==> flow/design.v <==
module sin_h(
    input signed [15:0] r_in,
    output signed [15:0] r_out
    );
     wire signed [15:0] a,b,c,d;
     assign a = r_in + (r_in >>> 2);
     assign b = (a >>> 4)+(r_in >>> 6);
     assign c = b+a; 
     assign d = (c >>> 5)+(r_in);
     assign r_out = d >>>1;     
endmodule
module cos_h(
    input signed [15:0] r,
    output signed [15:0] r_o
    );
    wire signed [15:0] a,b,c,d;
  assign a = r + (r >>> 2);
  assign b = r + (a >>> 2);
  assign c = b >>> 9;
  assign d = r + (r >>> 3);
  assign r_o = c+d;
endmodule
module sinh_23(
    input signed [15:0] rin,
    input S,
    output signed [15:0] rout
    );
     wire signed [15:0] a,b,c,d,e;
     assign a = (rin >>> 4)+ rin;
     assign b = rin + (rin >>> 9);
     assign c = b + (a >>> 7);
     assign d = c >>> 2;
     assign e = b >>> 3;
     assign rout = S? d:e;
endmodule
module cosh_23(
    input signed [15:0] ri,
    input sel,
    output signed [15:0] ro
    );
    wire signed [15:0] a,b,c,d;
    assign a = ri >>>7;
    assign b = (ri >>> 8)+ ri;
    assign c = b >>> 5;
    assign d = sel? c:b;
    assign ro = d + ri;
endmodule
module sinh_45(
    input signed [15:0] rin,
    input s,
    output signed [15:0] rout    
    );
    wire signed [15:0] a,b,c;
    assign a = rin >>> 4;
    assign b = rin >>> 5;
    assign c = s? a:b;
    assign rout = c;
endmodule
module cosh_45(
    input signed [15:0] rin,
    input s,
    output signed [15:0] rout    
    );
    wire signed [15:0] a,b,c;
    assign a = rin >>> 11;
    assign b = rin >>> 9;
    assign c = s? b:a;
    assign rout = rin + c;
endmodule
module stage_1(
    input signed [15:0] x_in,
    input signed [15:0] y_in,
    input signed [15:0] ang_in,
    input clk,
    input reset,
    output reg signed [15:0] x_out,
    output reg signed [15:0] y_out,
    output reg signed [15:0] ang_out
    );
    wire signed [15:0] p,q,u,v,abs_theta;
    assign abs_theta = ang_in[15] ? (~ang_in + 1'b1) : ang_in;
    reg signed [15:0] r,s,w,x,z,k; 
    sin_h S1(.r_in(y_in), .r_out(q));
    sin_h S2(.r_in(x_in), .r_out(u));
    cos_h C1(.r(x_in), .r_o(p));
    cos_h C2(.r(y_in), .r_o(v));
    always @(posedge clk, posedge reset)
    begin
    if(reset)
      begin
      x_out <= 16'b0000000000000000;
      y_out <= 16'b0000000000000000;
      ang_out <= 16'b0000000000000000;
      end
    else
    begin
      if (abs_theta <= 16'b0001000000000000)
         begin
         x_out <= x_in;
         y_out <= y_in;
         ang_out <= ang_in;
         end
      else 
         begin
         case(ang_in[15])
         1'b0: begin 
              x_out <= p+q; 
              y_out <= u+v; 
              ang_out <= ang_in - 16'b0010000000000000; 
              end
         1'b1: begin 
              x_out <= p-q; 
              y_out <= v-u; 
              ang_out <= ang_in + 16'b0010000000000000; 
              end
          endcase
         end
  end
end
endmodule
module stage_23(
    input signed [15:0] x_pr,
    input signed [15:0] y_pr,
    input signed [15:0] ang_pr,
    input clk,
    input reset,
    output reg signed [15:0] sx2_op,
    output reg signed [15:0] sy2_op,
    output reg signed [15:0] sa2_op
    );
  wire signed [15:0] abs_theta,o1,o2,o3,o4,w1,w2,w3,w4;
  assign abs_theta = ang_pr[15] ? (~ang_pr + 1'b1) : ang_pr;
  wire sel23;
  assign sel23 = (abs_theta > 16'b0000110000000000)?1'b1:1'b0;
  sinh_23 S1(.rin(x_pr),.S(sel23),.rout(o1));
  sinh_23 S2(.rin(y_pr),.S(sel23),.rout(o2));
  cosh_23 C1(.ri(x_pr),.sel(sel23),.ro(o3));
  cosh_23 C2(.ri(y_pr),.sel(sel23),.ro(o4)); 
always @(posedge clk, posedge reset)
begin
  if(reset)
      begin
      sx2_op <= 16'b0000000000000000;
      sy2_op<= 16'b0000000000000000;
      sa2_op <= 16'b0000000000000000;
      end
  else 
     begin
     if (abs_theta > 16'b0000110000000000 | abs_theta <= 16'b0000010000000000)
      begin
      sx2_op <= x_pr;
      sy2_op <= y_pr;
      sa2_op <= ang_pr;
      end
  else
      begin
         if(ang_pr[15])
          begin
          sx2_op <= o3 - o2;
          sy2_op <= o4 - o1;
          sa2_op <= sel23? (ang_pr + 16'b0001000000000000) : (ang_pr + 16'b0000100000000000);
          end
         else
          begin
          sx2_op <= o3 + o2;
          sy2_op <= o4 + o1;
          sa2_op <= sel23? (ang_pr - 16'b0001000000000000) : (ang_pr - 16'b0000100000000000);
          end
      end 
    end
end
endmodule  
module stage_45(
    input signed [15:0] sx2_op,
    input signed [15:0] sy2_op,
    input signed [15:0] sa2_op,
    input clk,
    input reset,
    output reg signed [15:0] x_nxt,
    output reg signed [15:0] y_nxt,
    output reg signed [15:0] ang_nxt
    );
    wire signed [15:0] o5,o6,o7,o8,w5,w6,w7,w8,abs_theta2;
    wire sel45;
    assign abs_theta2 = sa2_op[15] ? (~sa2_op + 1'b1) : sa2_op;
    assign sel45 = (abs_theta2 > 16'b0000001100000000)? 1'b1:1'b0;
sinh_45 S3(.rin(sx2_op),.s(sel45),.rout(o5));
sinh_45 S4(.rin(sy2_op),.s(sel45),.rout(o6));
cosh_45 C3(.rin(sx2_op),.s(sel45),.rout(o7));
cosh_45 C4(.rin(sy2_op),.s(sel45),.rout(o8));
always @(posedge clk, posedge reset)
begin
   if(reset)
      begin
      x_nxt <= 16'b0000000000000000;
      y_nxt <= 16'b0000000000000000;
      ang_nxt <= 16'b0000000000000000;
      end
   else
      begin
         if(abs_theta2 <= 16'b0000000100000000)
             begin
             x_nxt <= sx2_op;
             y_nxt <= sy2_op;
             ang_nxt <= sa2_op;
             end 
         else
             begin
             if(sa2_op[15])
                begin
                x_nxt <= o7 - o5;
                y_nxt <= o8 - o6;
                ang_nxt <= sel45? (sa2_op + 16'b0000010000000000) : (sa2_op + 16'b0000001000000000);
                end
             else
                begin
                x_nxt <= o7 + o5;
                y_nxt <= o8 + o6;
                ang_nxt <= sel45? (sa2_op - 16'b0000010000000000) : (sa2_op - 16'b0000001000000000);
                end
             end
      end
end
endmodule
module last_stage(
    input signed [15:0] x3,
    input signed [15:0] y3,
    input signed [15:0] ang3,
    input clk,
    input reset,
    output reg signed [15:0] xf,
    output reg signed [15:0] yf
    );
    wire signed [15:0] abs_theta,w1,w2,w3,w4,w5,w6;
    assign abs_theta = ang3[15] ? (~ang3 + 1'b1) : ang3;
    wire [3:0] k;
    assign k = abs_theta[15:12] + abs_theta[11];
    assign w1 = y3 >>> 9;
    assign w2 = x3 >>> 9;
    assign w3 = k*w1;
    assign w4 = k*w2;
    always @(posedge clk, posedge reset)
    begin
       if (reset)
         begin
         xf <= 16'b0000000000000000;
         yf <= 16'b0000000000000000;
         end
       else 
          begin
               if (ang3[15])
                 begin
                 xf <= x3 + w3;
                 yf <= y3 + w4;
                 end
               else 
                 begin
                 xf <= x3 - w3;
                 yf <= y3 - w4;
                 end
          end
    end
endmodule
`timescale 1ns / 100ps
module cordic_2taylor (
input clk,
input reset,
input signed [15:0] ang,
input signed [15:0] xin,
input signed [15:0] yin,
output signed [15:0] Xout,
output signed [15:0] Yout);
wire signed [15:0] x1, y1, theta1;           
wire signed [15:0] x2, y2, theta2;           
wire signed [15:0] x3, y3, theta3;           
    stage_1 S1(xin,yin,ang,clk,reset,x1,y1,theta1);
    stage_23 S2(x1,y1,theta1,clk,reset,x2,y2,theta2);
    stage_45 S3(x2,y2,theta2,clk,reset,x3,y3,theta3);
    last_stage S4(x3,y3,theta3,clk,reset,Xout,Yout);
endmodule
# --- Step by step through the tools: cordic_2taylor ---
# Module cordic_2taylor before and after one edit of its RTL, step after step.
# "before" refers to lines of the RTL above, "after" to lines of the edited file.
# "delta" is "after" less "before", of the values as shown.
# Library cell names are shortened.
setup:
  top_module: "cordic_2taylor"
  clock_port: "clk"
  library: "sky130hd"
  corner: "tt_025C_1v80"

# --- Edit of the RTL ---
# Unified diff, file above to edited file.
# A script made this edit. It changes what the design does and was not meant as an optimisation.
# begin of diff
@@ -95,5 +95,5 @@
     else
     begin
-      if (abs_theta <= 16'b0001000000000000)
+      if (abs_theta == 16'b0001000000000000)
          begin
          x_out <= x_in;
# end of diff

# --- Word level ---
# Counts by Yosys on the flattened word-level netlist (proc, flatten, opt, wreduce; memories kept). Register bits leave out memories and registers merged into their read ports (data or address); mux counts leave out enables and synchronous resets folded into registers. Print and check cells are left out. Cells with the same type and inputs are merged into one.
op_classes:
  columns: ["element", "before", "after", "delta"]
  rows:
  - ["n_addsub", 57, 57, 0]
  - ["multipliers", 2, 2, 0]
  - ["compare", 5, 4, -1]
  - ["eq_ne", 0, 1, 1]
  - ["n_mux", 38, 38, 0]
  - ["logic", 6, 6, 0]
ops:
  columns: ["operator", "before", "after", "delta"]
  rows:
  - ["16-bit by 13-bit less-or-equal comparator with 1-bit output with constant B", 1, 0, -1]
  - ["16-bit by 13-bit == test with 1-bit output with constant B", 0, 1, 1]
  - ["16-bit 2-to-1 mux", 27, 27, 0]
  - ["16-bit adder", 6, 6, 0]
  - ["16-bit by 1-bit adder with 16-bit output with constant B", 4, 4, 0]
  - ["16-bit by 14-bit adder with 16-bit output", 4, 4, 0]
  - ["16-bit by 7-bit adder with 16-bit output", 4, 4, 0]
  - ["16-bit NOT", 4, 4, 0]
  - ["16-bit subtractor", 4, 4, 0]
  - ["16-bit case mux with 2-bit select", 3, 3, 0]
  - ["11-bit by 16-bit adder with 16-bit output", 2, 2, 0]
  - ["12-bit by 10-bit adder with 13-bit output", 2, 2, 0]
  - ["12-bit by 16-bit adder with 16-bit output", 2, 2, 0]
  - ["13-bit by 16-bit adder with 16-bit output", 2, 2, 0]
  - ["16-bit by 12-bit adder with 16-bit output", 2, 2, 0]
  - ["16-bit by 13-bit adder with 16-bit output", 2, 2, 0]
  - ["16-bit by 9-bit adder with 16-bit output", 2, 2, 0]
  - ["7-bit by 16-bit adder with 16-bit output", 2, 2, 0]
  - ["8-bit by 16-bit adder with 16-bit output", 2, 2, 0]
  - ["4-bit by 16-bit multiplier with 16-bit output", 2, 2, 0]
  - ["1-bit 2-to-1 mux", 2, 2, 0]
  - ["11-bit 2-to-1 mux", 2, 2, 0]
  - ["15-bit 2-to-1 mux", 2, 2, 0]
  - ["6-bit 2-to-1 mux", 2, 2, 0]
  - ["16-bit by 12-bit subtractor with 16-bit output", 2, 2, 0]
  - ["16-bit by 15-bit subtractor with 16-bit output", 2, 2, 0]
  - ["15-bit by 16-bit adder with 16-bit output", 1, 1, 0]
  - ["16-bit by 10-bit adder with 16-bit output with constant B", 1, 1, 0]
# The list need not be complete.
word_totals:
  columns: ["element", "before", "after", "delta"]
  rows:
  - ["regBits", 176, 176, 0]
  - ["input_bits", 50, 50, 0]
  - ["out_inout_bits", 32, 32, 0]
  - ["elab_cells", 119, 119, 0]

# --- Longest topological paths ---
# Longest topological path by Yosys (ltp), each cell counted once; first at word level (registers and memories cut), then after technology mapping (sequential cells cut; the memories' decode and read muxes count).
logic_depth:
  columns: ["element", "before", "after", "delta"]
  rows:
  - ["ltp_word", 10, 10, 0]
  - ["abc_area", "0", "0", null]
  - ["depth_mapped", 43, 46, 3]
  - ["mapped_depth_nobuf", 43, 46, 3]

# --- After synthesis ---
# The flow's flattened synthesis, as Yosys stat reports it; memories are mapped. The netlist is that of the ABC_AREA named above (0 if unset); the other value can give another one.
synth_totals:
  columns: ["element", "before", "after", "delta"]
  rows:
  - ["cell_count", 4147, 4073, -74]
  - ["synth_area_um2", 32304.7, 31679.1, -625.6]
  - ["seq_area_um2", 4404.2, 4404.2, 0.0]
  - ["ffs", 176, 176, 0]
  - ["n_buf", 107, 92, -15]
types:
  columns: ["cell", "before", "after", "delta"]
  rows:
  - ["a21oi_1", 264, 328, 64]
  - ["o21ai_0", 294, 263, -31]
  - ["nor3_1", 124, 100, -24]
  - ["a21o_1", 99, 77, -22]
  - ["o211ai_1", 38, 18, -20]
  - ["or3_1", 65, 47, -18]
  - ["xnor2_1", 258, 275, 17]
  - ["a31oi_1", 42, 58, 16]
  - ["a2111oi_0", 19, 3, -16]
  - ["nand3_1", 69, 82, 13]
  - ["buf_2", 16, 4, -12]
  - ["nand3b_1", 20, 9, -11]
  - ["a31o_2", 2, 13, 11]
  - ["nor2_1", 315, 325, 10]
  - ["or3b_2", 12, 2, -10]
  - ["inv_1", 377, 386, 9]
  - ["or4_1", 16, 8, -8]
  - ["a211oi_1", 36, 29, -7]
# The list need not be complete.
# The figures by module come from a second, unflattened synthesis with its own total; it is not the netlist above.
hier_totals:
  columns: ["element", "before", "after", "delta"]
  rows:
  - ["cells_unflattened", 4155, 4175, 20]
  - ["hier_area_um2", 34546.9, 34257.9, -289.0]
# Rows give one instance, submodules left out.
modules_before:
  columns: ["module", "n_inst", "cells", "mod_area_um2"]
  rows:
  - ["last_stage", 1, 572, 4976.0]
  - ["stage_45", 1, 501, 4191.5]
  - ["stage_23", 1, 468, 4167.7]
  - ["stage_1", 1, 448, 4132.7]
  - ["sin_h", 2, 251, 2029.4]
  - ["cos_h", 2, 238, 1971.9]
  - ["sinh_23", 2, 239, 1838.0]
  - ["cosh_23", 2, 204, 1537.7]
  - ["cosh_45", 2, 134, 952.2]
  - ["sinh_45", 2, 17, 210.2]
  - ["cordic_2taylor", 1, 0, 0.0]
modules_after:
  columns: ["module", "n_inst", "cells", "mod_area_um2"]
  rows:
  - ["last_stage", 1, 572, 4929.7]
  - ["stage_45", 1, 501, 4191.5]
  - ["stage_23", 1, 468, 4167.7]
  - ["sin_h", 2, 251, 2029.4]
  - ["cos_h", 2, 250, 1963.1]
  - ["stage_1", 1, 444, 3907.5]
  - ["sinh_23", 2, 239, 1838.0]
  - ["cosh_23", 2, 204, 1537.7]
  - ["cosh_45", 2, 134, 952.2]
  - ["sinh_45", 2, 17, 210.2]
  - ["cordic_2taylor", 1, 0, 0.0]

# --- Timing after synthesis ---
# OpenSTA on the mapped netlist: ideal clock, no wires. The path of least setup slack (recovery checks aside). Input and output delay are each 20% of the period. Register names are those of the netlist, which keeps one name where synthesis merged equal registers.
synth_timing:
  columns: ["element", "before", "after", "delta"]
  rows:
  - ["kind", "input-to-reg", "input-to-reg", null]
  - ["startpoint", "input port xin[0]", "input port yin[0]", null]
  - ["endpoint", "register S1.x_out[15]", "register S1.x_out[15]", null]
  - ["tclk_ps", 10000, 10000, 0]
  - ["in_delay_ps", 2000, 2000, 0]
  - ["setup_ps", 125, 66, -59]
  - ["t_arrival_ps", 10018, 9948, -70]
  - ["required_time_ps", 9875, 9934, 59]
  - ["setup_slack_ps", -143, -14, 129]
  - ["delay_ps", 8143, 8014, -129]
  - ["driving_pins", 38, 45, 7]
  - ["path_buffers", 0, 0, 0]
  - ["synth_period_reached_ps", 10143, 10014, -129]
# "delay_ps" is the arrival time less input delay plus setup time.
# "driving_pins" counts driving pins, that of a launching flip-flop among them; a cell with two outputs on the path counts twice.
# "synth_period_reached_ps" is the clock period less the worst setup slack; recovery checks do not enter. This is arithmetic on one report: input and output delays are still those of the set period (20% each).
# The rows between start and end are the longest chain of elaborated cells between them; the timing report does not say that the signal goes this way. Where chains are equally long, one stands for them.
# A line is the first line of the expression or statement that the cell stems from. Yosys adds cells for indexed reads and writes and turns some case tables into memories.
# At most two assigning lines are given for a register; there are more.
synth_between_before:
  cell_sequence: "ha_1 > inv_1 > fa_1 > nor2b_1 > o21ai_0 > a21boi_0 > o21ai_0 > a21oi_1 > o21ai_0 > a21oi_1 > nand2b_1 > inv_1 > ha_1 > o211a_1 > a2111oi_0 > a2111oi_0 > a211o_1 > o211a_1 > [2 not listed] > xor2_1 > fa_1 > inv_1 > ha_1 > inv_1 > o21bai_1 > a21oi_1 > o21bai_1 > a21oi_1 > o21ai_0 > or4b_2 > nand3_1 > ha_1 > a21oi_1 > o21ai_0 > xnor3_1 > xnor2_1 > mux2_2"
  elab_chain_len: 6
  cone_cells: 8
  classes_between: "6 x add/sub; 2 x mux"
synth_lines_before:
  columns: ["element", "line", "rtl"]
  rows:
  - ["start: declaration", 269, "input signed [15:0] xin,"]
  - ["16-bit by 14-bit adder with 16-bit output", 17, "assign a = r + (r >>> 2);"]
  - ["16-bit by 14-bit adder with 16-bit output", 18, "assign b = r + (a >>> 2);"]
  - ["7-bit by 16-bit adder with 16-bit output", 21, "assign r_o = c+d;"]
  - ["16-bit by 15-bit subtractor with 16-bit output", 112, "x_out <= p-q;"]
  - ["16-bit case mux with 2-bit select", 105, "case(ang_in[15])"]
  - ["16-bit 2-to-1 mux", 97, "if (abs_theta <= 16'b0001000000000000)"]
  - ["end: assignment", 99, "x_out <= x_in;"]
  - ["end: assignment", 107, "x_out <= p+q;"]
  - ["end: declaration", 76, "output reg signed [15:0] x_out,"]
synth_between_after:
  cell_sequence: "ha_1 > inv_1 > fa_1 > nor2b_1 > o21ai_0 > a21boi_0 > o21ai_0 > a21boi_0 > o21ai_0 > a21boi_0 > o21ai_0 > a21oi_1 > nor3_1 > nor2_1 > inv_1 > fa_1 > inv_1 > ha_1 > [9 not listed] > nor3_1 > ha_1 > a21o_1 > a31oi_1 > nand2b_1 > xor2_1 > nor4_1 > nor3b_1 > nor2_1 > xor2_1 > ha_1 > nand2_1 > o31ai_1 > a31oi_1 > xor3_1 > a311o_1 > a311oi_1 > a211o_1"
  elab_chain_len: 7
  cone_cells: 8
  classes_between: "6 x add/sub; 2 x mux"
synth_lines_after:
  columns: ["element", "line", "rtl"]
  rows:
  - ["start: declaration", 270, "input signed [15:0] yin,"]
  - ["16-bit by 14-bit adder with 16-bit output", 6, "assign a = r_in + (r_in >>> 2);"]
  - ["12-bit by 10-bit adder with 13-bit output", 7, "assign b = (a >>> 4)+(r_in >>> 6);"]
  - ["13-bit by 16-bit adder with 16-bit output", 8, "assign c = b+a;"]
  - ["11-bit by 16-bit adder with 16-bit output", 9, "assign d = (c >>> 5)+(r_in);"]
  - ["16-bit by 15-bit subtractor with 16-bit output", 112, "x_out <= p-q;"]
  - ["16-bit case mux with 2-bit select", 105, "case(ang_in[15])"]
  - ["16-bit 2-to-1 mux", 97, "if (abs_theta == 16'b0001000000000000)"]
  - ["end: assignment", 99, "x_out <= x_in;"]
  - ["end: assignment", 107, "x_out <= p+q;"]
  - ["end: declaration", 76, "output reg signed [15:0] x_out,"]

# --- Path in the finished layout ---
# From the final timing report of the runs of pair A: the path of least setup slack in the routed layout; clock arrival at registers is part of the times.
# The path's times are printed in steps of 10 ps; the period is the one set.
layout_timing:
  columns: ["element", "before", "after", "delta"]
  rows:
  - ["kind", "input-to-reg", "input-to-reg", null]
  - ["startpoint", "input port xin[5]", "input port yin[5]", null]
  - ["endpoint", "register S1.y_out[15]", "register S1.x_out[15]", null]
  - ["tclk_ps", 9780, 9780, 0]
  - ["in_delay_ps", 1960, 1960, 0]
  - ["setup_ps", 110, 50, -60]
  - ["t_arrival_ps", 9800, 9790, -10]
  - ["required_time_ps", 10170, 10220, 50]
  - ["setup_slack_ps", 360, 440, 80]
  - ["driving_pins", 36, 38, 2]
  - ["path_buffers", 3, 2, -1]
# The rows between start and end are the longest chain of elaborated cells between them; the timing report does not say that the signal goes this way. Where chains are equally long, one stands for them.
# At most two assigning lines are given for a register; there are more.
layout_between_before:
  cell_sequence: "clkdlybuf4s50_1 > ha_1 > buf_4 > inv_1 > o311a_4 > o31ai_2 > buf_4 > o21ba_2 > nor2_4 > o21a_1 > xor2_2 > fa_1 > inv_1 > ha_1 > or4_4 > o22ai_4 > o21ba_4 > o2111ai_2 > xor2_1 > xnor2_1 > ha_1 > nand2_2 > nor2_4 > a211oi_2 > o31a_1 > xnor2_2 > nor4_1 > a31oi_1 > xnor2_1 > ha_1 > nand2_1 > o41a_1 > o21ai_2 > xor3_1 > xnor3_1 > mux2_2"
  elab_chain_len: 7
  cone_cells: 8
  classes_between: "6 x add/sub; 2 x mux"
layout_lines_before:
  columns: ["element", "line", "rtl"]
  rows:
  - ["start: declaration", 269, "input signed [15:0] xin,"]
  - ["16-bit by 14-bit adder with 16-bit output", 6, "assign a = r_in + (r_in >>> 2);"]
  - ["12-bit by 10-bit adder with 13-bit output", 7, "assign b = (a >>> 4)+(r_in >>> 6);"]
  - ["13-bit by 16-bit adder with 16-bit output", 8, "assign c = b+a;"]
  - ["11-bit by 16-bit adder with 16-bit output", 9, "assign d = (c >>> 5)+(r_in);"]
  - ["16-bit by 15-bit subtractor with 16-bit output", 113, "y_out <= v-u;"]
  - ["16-bit case mux with 2-bit select", 105, "case(ang_in[15])"]
  - ["16-bit 2-to-1 mux", 97, "if (abs_theta <= 16'b0001000000000000)"]
  - ["end: assignment", 100, "y_out <= y_in;"]
  - ["end: assignment", 108, "y_out <= u+v;"]
  - ["end: declaration", 77, "output reg signed [15:0] y_out,"]
layout_between_after:
  cell_sequence: "clkdlybuf4s50_1 > buf_4 > ha_1 > o21a_1 > nor2_1 > a21oi_2 > a21oi_2 > xnor2_1 > inv_1 > fa_1 > inv_1 > ha_1 > a21oi_2 > o21ai_4 > a31o_2 > and2_1 > nor2_2 > xnor2_1 > [2 not listed] > o21a_1 > or3_4 > o22ai_1 > a22o_1 > o2111a_1 > nand2b_1 > nor4_4 > nor2_1 > xnor2_1 > ha_1 > or3_1 > o21ai_2 > o31ai_4 > a31oi_1 > xor3_2 > a311o_1 > a311oi_2 > a211o_1"
  elab_chain_len: 7
  cone_cells: 8
  classes_between: "6 x add/sub; 2 x mux"
layout_lines_after:
  columns: ["element", "line", "rtl"]
  rows:
  - ["start: declaration", 270, "input signed [15:0] yin,"]
  - ["16-bit by 14-bit adder with 16-bit output", 6, "assign a = r_in + (r_in >>> 2);"]
  - ["12-bit by 10-bit adder with 13-bit output", 7, "assign b = (a >>> 4)+(r_in >>> 6);"]
  - ["13-bit by 16-bit adder with 16-bit output", 8, "assign c = b+a;"]
  - ["11-bit by 16-bit adder with 16-bit output", 9, "assign d = (c >>> 5)+(r_in);"]
  - ["16-bit by 15-bit subtractor with 16-bit output", 112, "x_out <= p-q;"]
  - ["16-bit case mux with 2-bit select", 105, "case(ang_in[15])"]
  - ["16-bit 2-to-1 mux", 97, "if (abs_theta == 16'b0001000000000000)"]
  - ["end: assignment", 99, "x_out <= x_in;"]
  - ["end: assignment", 107, "x_out <= p+q;"]
  - ["end: declaration", 76, "output reg signed [15:0] x_out,"]

# --- Layout results ---
# Both versions went through the flow (Yosys, OpenROAD) with the same settings in each pair. Constraints: input delay and output delay 20% of the set period each, output load 0.01 pF.
settings_pair_A:
  period_ns: 9.78
  CAP_MARGIN: 20
  CORE_MARGIN: 2
  CORE_UTILIZATION: 40
  SLEW_MARGIN: 20
measured_pair_A:
  columns: ["element", "before", "after", "delta"]
  rows:
  - ["post_synth_area_um2", 32304.7, 31679.1, -625.6]
  - ["total_die_area_um2", 83050.6, 81464.6, -1586.0]
  - ["finish.stdcell_area_um2", 38806.0, 37757.5, -1048.5]
  - ["setup_worst_slack_ps", 364, 436, 72]
  - ["fin_tns_ps", 0, 0, 0]
settings_pair_B:
  CELL_PAD_IN_SITES_DETAIL_PLACEMENT: 2
  CELL_PAD_IN_SITES_GLOBAL_PLACEMENT: 2
  CORE_MARGIN: 4
  CORE_UTILIZATION: 15
  CTS_CLUSTER_DIAMETER: 118
  GPL_TIMING_DRIVEN: 0
  MAX_ROUTING_LAYER: "met5"
  MIN_ROUTING_LAYER: "met2"
  PLACE_DENSITY: 0.76
  period_ns: 7.72
  CAP_MARGIN: 20
  SLEW_MARGIN: 20
measured_pair_B:
  columns: ["element", "before", "after", "delta"]
  rows:
  - ["post_synth_area_um2", 32304.7, 31679.1, -625.6]
  - ["total_die_area_um2", 222855.0, 218612.0, -4243.0]
  - ["finish.stdcell_area_um2", 41626.2, 41409.7, -216.5]
  - ["setup_worst_slack_ps", -1969, -2522, -553]
  - ["fin_tns_ps", -27227, -26909, 318]
